==> flow/design.v <==
module Bicubic (
    input CLK,
    input RST,
    input enable,
    input [7:0] input_data,
    output logic [13:0] iaddr,
    output logic ird,
    output logic we,
    output logic [13:0] waddr,
    output logic [7:0] output_data,
    input [6:0] V0,
    input [6:0] H0,
    input [4:0] SW,
    input [4:0] SH,
    input [5:0] TW,
    input [5:0] TH,
    output logic DONE
);
parameter  IDLE=5'd0,PRE_PROCESS=5'd1,DELTA_X=5'd2,DELTA_Y=5'd3,IN16=5'd4,
           JUDGE=5'd5,Y0_ST=5'd6,Y1_ST=5'd7,Y2_ST=5'd8,Y3_ST=5'd9,X_ST=5'd10,
           Y_ST=5'd11,WRITE=5'd12,IN4=5'd13,DONE_ST=5'd14;
reg [4:0] state,next_state,cnt;
reg [6:0] q_x, q_y;
reg [7:0] win [0:15],inter [0:3],out_reg,cal_p_n1,cal_p_0,cal_p_1,
          cal_p_2,cal_result;
reg [17:0] cal_x_fp;
reg [18:0] p_x_delta, p_y_delta;
reg [24:0] p_x, p_y;        
wire x_match, y_match;
wire [24:0] x_add_delta, y_add_delta;
wire x_match_write, y_match_write;
wire x_jump_IN4;
wire [5:0] div_a=(state==DELTA_X)?SW-'d1:SH-'d1;        
wire [23:0] div_a_temp=div_a << 18;         
wire [5:0] div_b=(state==DELTA_X)?TW-'d1:TH-'d1;
wire [23:0] div_result=div_a_temp / div_b; 
assign DONE=state==DONE_ST;
assign ird='b1;
always @(posedge CLK or posedge RST) begin
    if (RST) begin
        state<=IDLE;
        cnt<=5'd0;  
    end
    else begin
        state<=next_state;
        cnt<=(state!=next_state)?5'd0:cnt+5'd1;
    end
end
always @(*) begin
    case (state)
        IDLE:next_state=(enable)?PRE_PROCESS:IDLE;
        PRE_PROCESS:next_state=DELTA_X;
        DELTA_X:next_state=(cnt==5'd5)?DELTA_Y:DELTA_X;
        DELTA_Y:next_state=(cnt==5'd5)?IN16:DELTA_Y;
        IN16:next_state=(cnt==5'd16)?JUDGE:IN16 ;         
        JUDGE:next_state=(x_match && y_match)?WRITE:(y_match)?Y_ST:(x_match)?X_ST:Y0_ST;
        Y0_ST:next_state=Y1_ST;       
        Y1_ST:next_state=Y2_ST;       
        Y2_ST:next_state=Y3_ST;       
        Y3_ST:next_state=X_ST;        
        X_ST:next_state=WRITE;        
        Y_ST:next_state=WRITE;        
        WRITE:next_state=(q_y==TH-1'd1 && q_x==TW-1'd1)?DONE_ST:(q_x==TW-1'd1)?IN16:(x_jump_IN4)?IN4:JUDGE;
        IN4:next_state=(cnt==5'd4)?JUDGE:IN4;         
        DONE_ST:next_state=IDLE;
        default:next_state=IDLE;
    endcase
end 
always @(*) begin
    case (state)
        Y0_ST:begin
            cal_x_fp=p_x[17:0];
            cal_p_n1=win[0];   
            cal_p_0=win[1];  
            cal_p_1=win[2];  
            cal_p_2=win[3];  
        end 
        Y1_ST:begin
            cal_x_fp=p_x[17:0];
            cal_p_n1=win[4];   
            cal_p_0=win[5];  
            cal_p_1=win[6];  
            cal_p_2=win[7];  
        end 
        Y2_ST:begin
            cal_x_fp=p_x[17:0];
            cal_p_n1=win[8];   
            cal_p_0=win[9];  
            cal_p_1=win[10];  
            cal_p_2=win[11];  
        end 
        Y3_ST:begin
            cal_x_fp=p_x[17:0];
            cal_p_n1=win[12];   
            cal_p_0=win[13];  
            cal_p_1=win[14];  
            cal_p_2=win[15];  
        end 
        X_ST:begin
            cal_x_fp=p_y[17:0];
            cal_p_n1=inter[0];  
            cal_p_0=inter[1];
            cal_p_1=inter[2];
            cal_p_2=inter[3];
        end 
        Y_ST:begin
            cal_x_fp=p_x[17:0];
            cal_p_n1=inter[0];  
            cal_p_0=inter[1];
            cal_p_1=inter[2];
            cal_p_2=inter[3];
        end 
        default:begin
            cal_x_fp=p_x[17:0];
            cal_p_n1=18'd0;
            cal_p_0=18'd0;
            cal_p_1=18'd0;
            cal_p_2=18'd0;
        end 
    endcase
end
always @(*) begin
    case (state)
        IN16:begin
            we=1'b0;
            output_data=8'd0;
            waddr=14'd0;
            case (cnt)
               5'd0:iaddr=(((p_x[24:18]-2'd1)<<6)+((p_x[24:18]-2'd1)<<5)+((p_x[24:18]-2'd1)<<2))+((p_y[24:18]-2'd1));
               5'd1:iaddr=(((p_x[24:18]-2'd0)<<6)+((p_x[24:18]-2'd0)<<5)+((p_x[24:18]-2'd0)<<2))+((p_y[24:18]-2'd1));
               5'd2:iaddr=(((p_x[24:18]+2'd1)<<6)+((p_x[24:18]+2'd1)<<5)+((p_x[24:18]+2'd1)<<2))+((p_y[24:18]-2'd1));
               5'd3:iaddr=(((p_x[24:18]+2'd2)<<6)+((p_x[24:18]+2'd2)<<5)+((p_x[24:18]+2'd2)<<2))+((p_y[24:18]-2'd1));
               5'd4:iaddr=(((p_x[24:18]-2'd1)<<6)+((p_x[24:18]-2'd1)<<5)+((p_x[24:18]-2'd1)<<2))+((p_y[24:18]+2'd0));
               5'd5:iaddr=(((p_x[24:18]-2'd0)<<6)+((p_x[24:18]-2'd0)<<5)+((p_x[24:18]-2'd0)<<2))+((p_y[24:18]+2'd0));
               5'd6:iaddr=(((p_x[24:18]+2'd1)<<6)+((p_x[24:18]+2'd1)<<5)+((p_x[24:18]+2'd1)<<2))+((p_y[24:18]+2'd0));
               5'd7:iaddr=(((p_x[24:18]+2'd2)<<6)+((p_x[24:18]+2'd2)<<5)+((p_x[24:18]+2'd2)<<2))+((p_y[24:18]+2'd0));
               5'd8:iaddr=(((p_x[24:18]-2'd1)<<6)+((p_x[24:18]-2'd1)<<5)+((p_x[24:18]-2'd1)<<2))+((p_y[24:18]+2'd1));
               5'd9:iaddr=(((p_x[24:18]-2'd0)<<6)+((p_x[24:18]-2'd0)<<5)+((p_x[24:18]-2'd0)<<2))+((p_y[24:18]+2'd1));
               5'd10:iaddr=(((p_x[24:18]+2'd1)<<6)+((p_x[24:18]+2'd1)<<5)+((p_x[24:18]+2'd1)<<2))+((p_y[24:18]+2'd1));
               5'd11:iaddr=(((p_x[24:18]+2'd2)<<6)+((p_x[24:18]+2'd2)<<5)+((p_x[24:18]+2'd2)<<2))+((p_y[24:18]+2'd1));
               5'd12:iaddr=(((p_x[24:18]-2'd1)<<6)+((p_x[24:18]-2'd1)<<5)+((p_x[24:18]-2'd1)<<2))+((p_y[24:18]+2'd2));
               5'd13:iaddr=(((p_x[24:18]-2'd0)<<6)+((p_x[24:18]-2'd0)<<5)+((p_x[24:18]-2'd0)<<2))+((p_y[24:18]+2'd2));
               5'd14:iaddr=(((p_x[24:18]+2'd1)<<6)+((p_x[24:18]+2'd1)<<5)+((p_x[24:18]+2'd1)<<2))+((p_y[24:18]+2'd2));
               5'd15:iaddr=(((p_x[24:18]+2'd2)<<6)+((p_x[24:18]+2'd2)<<5)+((p_x[24:18]+2'd2)<<2))+((p_y[24:18]+2'd2));
               default:iaddr=14'd0;
            endcase
        end
        IN4:begin
            we=1'b0;
            output_data=8'd0;
            waddr=14'd0;
            case (cnt)
               5'd0:iaddr=(((p_x[24:18]+2'd2)<<6)+((p_x[24:18]+2'd2)<<5)+((p_x[24:18]+2'd2)<<2))+((p_y[24:18]-2'd1));
               5'd1:iaddr=(((p_x[24:18]+2'd2)<<6)+((p_x[24:18]+2'd2)<<5)+((p_x[24:18]+2'd2)<<2))+((p_y[24:18]+2'd0));
               5'd2:iaddr=(((p_x[24:18]+2'd2)<<6)+((p_x[24:18]+2'd2)<<5)+((p_x[24:18]+2'd2)<<2))+((p_y[24:18]+2'd1));
               5'd3:iaddr=(((p_x[24:18]+2'd2)<<6)+((p_x[24:18]+2'd2)<<5)+((p_x[24:18]+2'd2)<<2))+((p_y[24:18]+2'd2));
                default:iaddr=14'd0;
            endcase
        end
        WRITE:begin
            iaddr=14'd0;
            we=1'b1;
            output_data=out_reg;
            waddr=q_x+q_y*TW;
        end
        default:begin
            output_data=8'd0;
            we=1'b0;
            iaddr=14'd0;
            waddr=14'd0;
        end 
    endcase
end
wire signed [12:0] a, b, c, d;   
assign a=- $signed({1'b0,cal_p_n1})+$signed({1'b0,cal_p_0})+$signed({1'b0,cal_p_0,1'b0}) - $signed({1'b0,cal_p_1}) - $signed({1'b0,cal_p_1,1'b0})+$signed({1'b0,cal_p_2});
assign b=$signed({1'b0,cal_p_n1,1'b0}) - $signed({1'b0,cal_p_0}) - $signed({1'b0,cal_p_0,2'b0})+$signed({1'b0,cal_p_1,2'b0}) - $signed({1'b0,cal_p_2});
assign c=- $signed({1'b0,cal_p_n1})+$signed({1'b0,cal_p_1});
assign d=$signed({1'b0,cal_p_0,1'b0});
wire [17:0] x3, x2, x1;      
wire [35:0] x2_temp,x3_temp;
assign x1=cal_x_fp;
assign x2_temp=x1 * cal_x_fp;
assign x2=x2_temp[35:18];
assign x3_temp=x2 * cal_x_fp;
assign x3=x3_temp[35:18];
wire signed [32:0] result_ext, ax, bx, cx, dx;     
assign ax=$signed(a) * $signed({1'b0,x3});
assign bx=$signed(b) * $signed({1'b0,x2});
assign cx=$signed(c) * $signed({1'b0,x1});
assign dx=$signed({d,18'd0});
assign result_ext=$signed(ax)+$signed(bx)+$signed(cx)+$signed(dx);
assign cal_result=(result_ext[32])?8'd0:(result_ext[32:18] >= 15'd511)?8'd255:result_ext[26:19]+result_ext[18];   
assign x_match=(p_x[17:13]==5'd0)||(p_x[17:13]==5'b11111);
assign y_match=(p_y[17:13]==5'd0)||(p_y[17:13]==5'b11111);
assign x_add_delta=p_x+p_x_delta;
assign y_add_delta=p_y+p_y_delta;
assign x_match_write=(x_add_delta[17:13]==5'd0)|| (x_add_delta[17:13]==5'b11111);
assign y_match_write=(y_add_delta[17:13]==5'd0)||(y_add_delta[17:13]==5'b11111);
assign x_jump_IN4=x_match_write||(x_add_delta[24:18] > p_x[24:18]);
integer i1;
always @(posedge CLK or posedge RST) begin
    if (RST) begin
        for (i1=0; i1<16; i1=i1+1) begin
            win[i1]<=8'd0;
        end
        for (i1=0; i1<4; i1=i1+1) begin
            inter[i1]<=8'd0;
        end
        out_reg<=8'd0;
        p_x_delta<=19'd0;
        p_y_delta<=19'd0;
        p_x<=25'd0;
        p_y<=25'd0;
        q_x<=25'd0;
        q_y<=25'd0;
    end
    else begin
        case (state)
            PRE_PROCESS:begin
                p_x<={H0,18'd0};
                p_y<={V0,18'd0};
                q_x<=7'd0;
                q_y<=7'd0;
            end
            DELTA_X:p_x_delta<=div_result;
            DELTA_Y:p_y_delta<=div_result;
            IN16:begin
                case (cnt)
                   5'd1:win[00]<=input_data;
                   5'd2:win[01]<=input_data;
                   5'd3:win[02]<=input_data;
                   5'd4:win[03]<=input_data;
                   5'd5:win[04]<=input_data;
                   5'd6:win[05]<=input_data;
                   5'd7:win[06]<=input_data;
                   5'd8:win[07]<=input_data;
                   5'd9:win[08]<=input_data;
                   5'd10:win[09]<=input_data;
                   5'd11:win[10]<=input_data;
                   5'd12:win[11]<=input_data;
                   5'd13:win[12]<=input_data;
                   5'd14:win[13]<=input_data;
                   5'd15:win[14]<=input_data;
                   5'd16:win[15]<=input_data;
                endcase
            end 
            JUDGE:begin
                if (next_state==WRITE) begin
                    out_reg<=win[5];
                end
                if(next_state==Y_ST) begin
                    inter[0]<=win[4];
                    inter[1]<=win[5];
                    inter[2]<=win[6];
                    inter[3]<=win[7];
                end
                else if(next_state==X_ST) begin
                    inter[0]<=win[1];
                    inter[1]<=win[5];
                    inter[2]<=win[9];
                    inter[3]<=win[13];
                end
            end
            Y0_ST:inter[0]<=cal_result;    
            Y1_ST:inter[1]<=cal_result;
            Y2_ST:inter[2]<=cal_result;
            Y3_ST:inter[3]<=cal_result;
            X_ST:out_reg<=cal_result;
            Y_ST: out_reg<=cal_result;
            WRITE:begin
                if (q_x==(TW-'d1)) begin
                    p_x<={H0,{18'd0}};
                    q_x<='d0;
                    if (y_match_write) begin
                        p_y[24:18]<=y_add_delta[24:18]+y_add_delta[17];
                        p_y[17:0]<=25'd0;                           
                    end
                    else begin
                        p_y<=y_add_delta;
                    end
                    q_y<=q_y+'d1;
                end
                else if (x_jump_IN4) begin
                    if (x_match_write) begin
                        p_x[24:18]<=x_add_delta[24:18]+x_add_delta[17];
                        p_x[17:0]<=25'd0;                           
                    end
                    else begin
                        p_x<=x_add_delta;
                    end
                    q_x<=q_x +'d1;
                end
                else begin
                    p_x<=x_add_delta;
                    q_x<=q_x +'d1;
                end
                if (x_jump_IN4) begin
                    win[00]<=win [01];
                    win[01]<=win [02];
                    win[02]<=win [03];
                    win[04]<=win [05];
                    win[05]<=win [06];
                    win[06]<=win [07];
                    win[08]<=win [09];
                    win[09]<=win [10];
                    win[10]<=win [11];
                    win[12]<=win [13];
                    win[13]<=win [14];
                    win[14]<=win [15];
                end
            end
            IN4:begin
                case (cnt)
                   5'd1:win[03]<=input_data;     
                   5'd2:win[07]<=input_data;
                   5'd3:win[11]<=input_data;
                   5'd4:win[15]<=input_data;
                endcase
            end
        endcase
    end
end
endmodule
# From RTL to reports: Bicubic
# Module Bicubic before and after one edit of its RTL, step after step.
# Lines under "orig" count in the file above, lines under "edited" in the edited file.
# "diff": "edited" minus "orig" as printed here. "rel_change_pct": 100 x difference / "orig".
# Operators carry their Yosys type and port widths (W data, S select, Z words).
# Library cell names are shortened.
# The mark -- stands for no value.
# inputs
top	Bicubic
clock_port	CLK
lib	sky130hd
lib_corner	tt_025C_1v80

# Diff
# Unified diff, file above to edited file.
# The edit is scripted: it alters the design's behaviour and was not made to optimise anything.
# begin of diff
@@ -131,5 +131,5 @@
                5'd2:iaddr=(((p_x[24:18]+2'd1)<<6)+((p_x[24:18]+2'd1)<<5)+((p_x[24:18]+2'd1)<<2))+((p_y[24:18]-2'd1));
                5'd3:iaddr=(((p_x[24:18]+2'd2)<<6)+((p_x[24:18]+2'd2)<<5)+((p_x[24:18]+2'd2)<<2))+((p_y[24:18]-2'd1));
-               5'd4:iaddr=(((p_x[24:18]-2'd1)<<6)+((p_x[24:18]-2'd1)<<5)+((p_x[24:18]-2'd1)<<2))+((p_y[24:18]+2'd0));
+               5'd4:iaddr=(((p_x[24:18]-2'd1)<<6)+((p_x[24:18]-2'd1)<<5)+((p_x[24:18]-2'd1)<<2))^((p_y[24:18]+2'd0));
                5'd5:iaddr=(((p_x[24:18]-2'd0)<<6)+((p_x[24:18]-2'd0)<<5)+((p_x[24:18]-2'd0)<<2))+((p_y[24:18]+2'd0));
                5'd6:iaddr=(((p_x[24:18]+2'd1)<<6)+((p_x[24:18]+2'd1)<<5)+((p_x[24:18]+2'd1)<<2))+((p_y[24:18]+2'd0));
# end of diff

# Elaborated design
# Yosys after proc, flatten, opt, wreduce and memory -nomap, before mapping. Print and check cells are not counted.
# op_classes
element	orig	edited	diff	rel_change_pct
addsub	59	58	-1	-1.69
mul	6	6	0	0.00
div	1	1	0	0.00
n_cmp	2	2	0	0.00
eq_ne	65	65	0	0.00
mux	104	104	0	0.00
bitwise	0	1	1	--
reduce_logical	44	44	0	0.00
# ops
cell	orig	edited	diff	rel_change_pct
$add A14 B7 Y14	4	3	-1	-25.00
$xor A14 B7 Y14	0	1	1	--
# Operator kinds equal on both sides are left out: 72.
# bits
element	orig	edited	diff	rel_change_pct
regBits	279	279	0	0.00
in_bits	47	47	0	0.00
output_inout_bits	39	39	0	0.00
word_cells	310	310	0	0.00

# Depth
# Longest topological path by Yosys (ltp), each cell counted once; first at word level (registers and memories cut), then after technology mapping (sequential cells cut; the memories' decode and read muxes count).
# depth
element	orig	edited	diff	rel_change_pct
ltp_word	17	17	0	0.00
abc_area	0	0	--	--
ltp_mapped	281	273	-8	-2.85
mapped_depth_nobuf	252	245	-7	-2.78

# After synthesis
# The flow's flattened synthesis, as Yosys stat reports it; memories are mapped. The netlist is that of the ABC_AREA named above (0 if unset); the other value can give another one.
# synth_totals
element	orig	edited	diff	rel_change_pct
cell_count	9459	9433	-26	-0.27
synth_area_mm2	0.0790646	0.0792685	0.0002039	0.26
sequential_area_mm2	0.0069817	0.0069817	0.0000000	0.00
flip_flops	279	279	0	0.00
n_buf	373	366	-7	-1.88
# types
cell	orig	edited	diff	rel_change_pct
a21oi_1	622	549	-73	-11.74
a22oi_1	48	79	31	64.58
nor2_1	808	782	-26	-3.22
a21o_1	91	115	24	26.37
o22ai_1	57	33	-24	-42.11
a221oi_1	19	37	18	94.74
and3_1	52	35	-17	-32.69
o21a_1	53	69	16	30.19
clkbuf_1	321	308	-13	-4.05
nand2_1	1112	1124	12	1.08
a222oi_1	21	10	-11	-52.38
xor2_1	141	151	10	7.09
buf_1	23	33	10	43.48
nor2b_1	78	70	-8	-10.26
buf_2	25	17	-8	-32.00
and4_1	21	14	-7	-33.33
a41oi_1	13	6	-7	-53.85
a32oi_1	11	4	-7	-63.64
# Cell types equal on both sides are left out: 28.
# The list need not be complete.

# Timing after synthesis
# Path of least setup slack by OpenSTA after synthesis, without wires, with an ideal clock, recovery checks aside; 20% of the period is set as input and as output delay. Where synthesis merged equal registers, the netlist keeps one of their names.
# synth_timing
element	orig	edited	diff	rel_change_pct
path_kind	in2reg	in2reg	--	--
startpoint	in TW[0]	in TW[0]	--	--
endpoint	reg p_y_delta[0]	reg p_y_delta[0]	--	--
tclk_ns	60.0	60.0	0.0	0.00
in_delay_ns	12.000	12.000	0.000	0.00
setup_time_ns	0.151	0.153	0.002	--
launch_ns	12.000	12.000	0.000	0.00
t_arrival_ns	63.443	62.285	-1.158	-1.83
t_required_ns	59.849	59.847	-0.002	0.00
slack_ns	-3.594	-2.439	1.155	--
path_delay_ns	51.594	50.438	-1.156	-2.24
path_stages	274	260	-14	-5.11
n_path_buf	29	28	-1	-3.45
synth_period_reached_ns	63.594	62.439	-1.155	-1.82
# "path_delay_ns" is the arrival time less input delay plus setup time.
# "path_stages" counts driving pins, that of a launching flip-flop among them; a cell with two outputs on the path counts twice.
# "synth_period_reached_ns" is the clock period less the worst setup slack; recovery checks do not enter. This is arithmetic on one report: input and output delays are still those of the set period (20% each).
# Between the ends stands the longest chain of elaborated cells between them, by number of cells; it is not shown to be the way that was timed. Of several equally long chains one is given.
# A line is the first line of the expression or statement that the cell stems from. Yosys adds cells for indexed reads and writes and turns some case tables into memories.
# synth_via_orig
path_cell_list	clkbuf_1 inv_1 nor2_1 a21oi_4 inv_2 clkbuf_1 clkbuf_1 clkbuf_1 clkbuf_1 buf_1 clkbuf_1 ha_1 o211a_1 a21oi_1 ha_1 nand2_1 a21oi_1 a311oi_2 [238 not listed] o21a_1 o21ai_0 nand2b_1 a21oi_1 nand2b_1 a2111oi_4 and3_1 nand4_1 clkbuf_1 nor2_1 a21oi_1 ha_1 a21oi_1 o311ai_0 a2111oi_2 o2111a_1 o2111a_1 a41oi_1
elab_chain_len	3
cone_cells	3
classes_between	add/sub: 1; div: 1; mux: 1
# synth_rtl_orig
element	line_no	rtl
start, declared	15	input [5:0] TW,
$sub A6 B1 Y7	35	wire [5:0] div_b=(state==DELTA_X)?TW-'d1:TH-'d1;
$mux W6	35
$div A24 B6 Y24	36	wire [23:0] div_result=div_a_temp / div_b;
end, assigned	211	p_y_delta<=19'd0;
end, assigned	226	DELTA_Y:p_y_delta<=div_result;
end, declared	27	reg [18:0] p_x_delta, p_y_delta;
# synth_via_edited
path_cell_list	clkbuf_1 inv_1 nor2_1 a21oi_1 inv_2 clkbuf_1 buf_1 clkbuf_1 clkbuf_1 clkbuf_1 buf_1 ha_1 inv_1 o22a_1 ha_1 a21o_1 nor3_1 o21ai_1 [224 not listed] o2111a_1 nand4_1 o31ai_4 and4_1 o2111ai_1 nand2b_1 clkbuf_1 mux2i_1 o21ai_0 ha_1 a31o_2 a21o_1 a21o_1 a211o_1 a2111oi_0 o211ai_1 a2111oi_2 mux2i_1
elab_chain_len	3
cone_cells	3
classes_between	add/sub: 1; div: 1; mux: 1
# synth_rtl_edited
element	line_no	rtl
start, declared	15	input [5:0] TW,
$sub A6 B1 Y7	35	wire [5:0] div_b=(state==DELTA_X)?TW-'d1:TH-'d1;
$mux W6	35
$div A24 B6 Y24	36	wire [23:0] div_result=div_a_temp / div_b;
end, assigned	211	p_y_delta<=19'd0;
end, assigned	226	DELTA_Y:p_y_delta<=div_result;
end, declared	27	reg [18:0] p_x_delta, p_y_delta;

# Timing after layout
# Path of least setup slack in the final report of each run of pair A (OpenROAD, finished layout, wires in). Where an end is a register, its clock arrival counts in the times.
# layout_timing
element	orig	edited	diff	rel_change_pct
path_kind	in2reg	in2reg	--	--
startpoint	in TW[0]	in TW[1]	--	--
endpoint	reg p_y_delta[0]	reg p_y_delta[0]	--	--
tclk_ns	60.0	60.0	0.0	0.00
in_delay_ns	12.00	12.00	0.00	0.00
setup_time_ns	0.15	0.13	-0.02	--
launch_ns	12.00	12.00	0.00	0.00
t_arrival_ns	57.19	56.85	-0.34	-0.59
t_required_ns	60.42	60.46	0.04	0.07
slack_ns	3.23	3.62	0.39	--
path_stages	235	226	-9	-3.83
n_path_buf	8	9	1	12.50
# Between the ends stands the longest chain of elaborated cells between them, by number of cells; it is not shown to be the way that was timed. Of several equally long chains one is given.
# layout_via_orig
path_cell_list	clkdlybuf4s50_1 inv_1 ha_1 or3b_2 o2bb2ai_2 o21a_1 o211a_1 a21oi_1 ha_1 nor4b_2 nand2_1 o22ai_2 o21ai_1 a221oi_2 or2_2 ha_1 o211a_1 a211oi_2 [199 not listed] nor2b_1 o21a_1 o21ai_1 nand2b_1 a21oi_2 nand2b_1 a2111oi_4 and3_4 nand4_1 nor2_1 a21oi_1 ha_1 a21oi_1 o311ai_0 a2111oi_2 o2111a_1 o2111a_1 a41oi_1
elab_chain_len	3
cone_cells	3
classes_between	add/sub: 1; div: 1; mux: 1
# layout_rtl_orig
element	line_no	rtl
start, declared	15	input [5:0] TW,
$sub A6 B1 Y7	35	wire [5:0] div_b=(state==DELTA_X)?TW-'d1:TH-'d1;
$mux W6	35
$div A24 B6 Y24	36	wire [23:0] div_result=div_a_temp / div_b;
end, assigned	211	p_y_delta<=19'd0;
end, assigned	226	DELTA_Y:p_y_delta<=div_result;
end, declared	27	reg [18:0] p_x_delta, p_y_delta;
# layout_via_edited
path_cell_list	clkdlybuf4s50_1 inv_1 ha_2 or4bb_1 a21oi_2 o2111a_2 o21ai_0 o22a_1 ha_1 a21o_1 nor3_1 o21ai_1 o221ai_4 mux2_2 ha_1 o21a_1 o21ai_1 a22oi_2 [190 not listed] nor2b_2 o2111a_1 nand4_1 o31ai_4 and4_1 o2111ai_2 nand2b_4 mux2i_1 o21ai_1 ha_1 a31o_2 a21o_1 a21o_1 a211o_1 a2111oi_1 o211ai_1 a2111oi_2 mux2i_1
elab_chain_len	3
cone_cells	3
classes_between	add/sub: 1; div: 1; mux: 1
# layout_rtl_edited
element	line_no	rtl
start, declared	15	input [5:0] TW,
$sub A6 B1 Y7	35	wire [5:0] div_b=(state==DELTA_X)?TW-'d1:TH-'d1;
$mux W6	35
$div A24 B6 Y24	36	wire [23:0] div_result=div_a_temp / div_b;
end, assigned	211	p_y_delta<=19'd0;
end, assigned	226	DELTA_Y:p_y_delta<=div_result;
end, declared	27	reg [18:0] p_x_delta, p_y_delta;

# Measured runs
# Both versions went through the flow (Yosys, OpenROAD) with the same settings in each pair. Constraints: input delay and output delay 20% of the set period each, output load 0.01 pF.
# flow_settings_pair_A
CORE_UTILIZATION	40
period_ns	60.0
CAP_MARGIN	20
CORE_MARGIN	2
SLEW_MARGIN	20
# measured_pair_A
element	orig	edited	diff	rel_change_pct
ys_area_mm2	0.0790646	0.0792685	0.0002039	0.26
dieArea_mm2	0.201233	0.201749	0.000516	0.26
final_cell_area_mm2	0.0859812	0.0858448	-0.0001364	-0.16
worstSetupSlack_ns	3.228	3.617	0.389	--
tns_ns	0.000	0.000	0.000	--
period_less_ws_ns	56.772	56.383	-0.389	-0.69
# flow_settings_pair_B
CAP_MARGIN	25
CORE_MARGIN	4
CORE_UTILIZATION	51
MAX_ROUTING_LAYER	met4
PLACE_DENSITY_LB_ADDON	0.02
SETUP_SLACK_MARGIN	5.0
SLEW_MARGIN	0
period_ns	72.9
# measured_pair_B
element	orig	edited	diff	rel_change_pct
ys_area_mm2	0.0790646	0.0792685	0.0002039	0.26
dieArea_mm2	0.161391	0.161801	0.000410	0.25
final_cell_area_mm2	0.0847575	0.0847413	-0.0000162	-0.02
worstSetupSlack_ns	8.950	9.012	0.062	--
tns_ns	0.000	0.000	0.000	--
period_less_ws_ns	63.950	63.888	-0.062	-0.10
# "period_less_ws_ns" means the clock period less the worst setup slack. The figure is calculated, with input and output delays left at 20% of the set period.
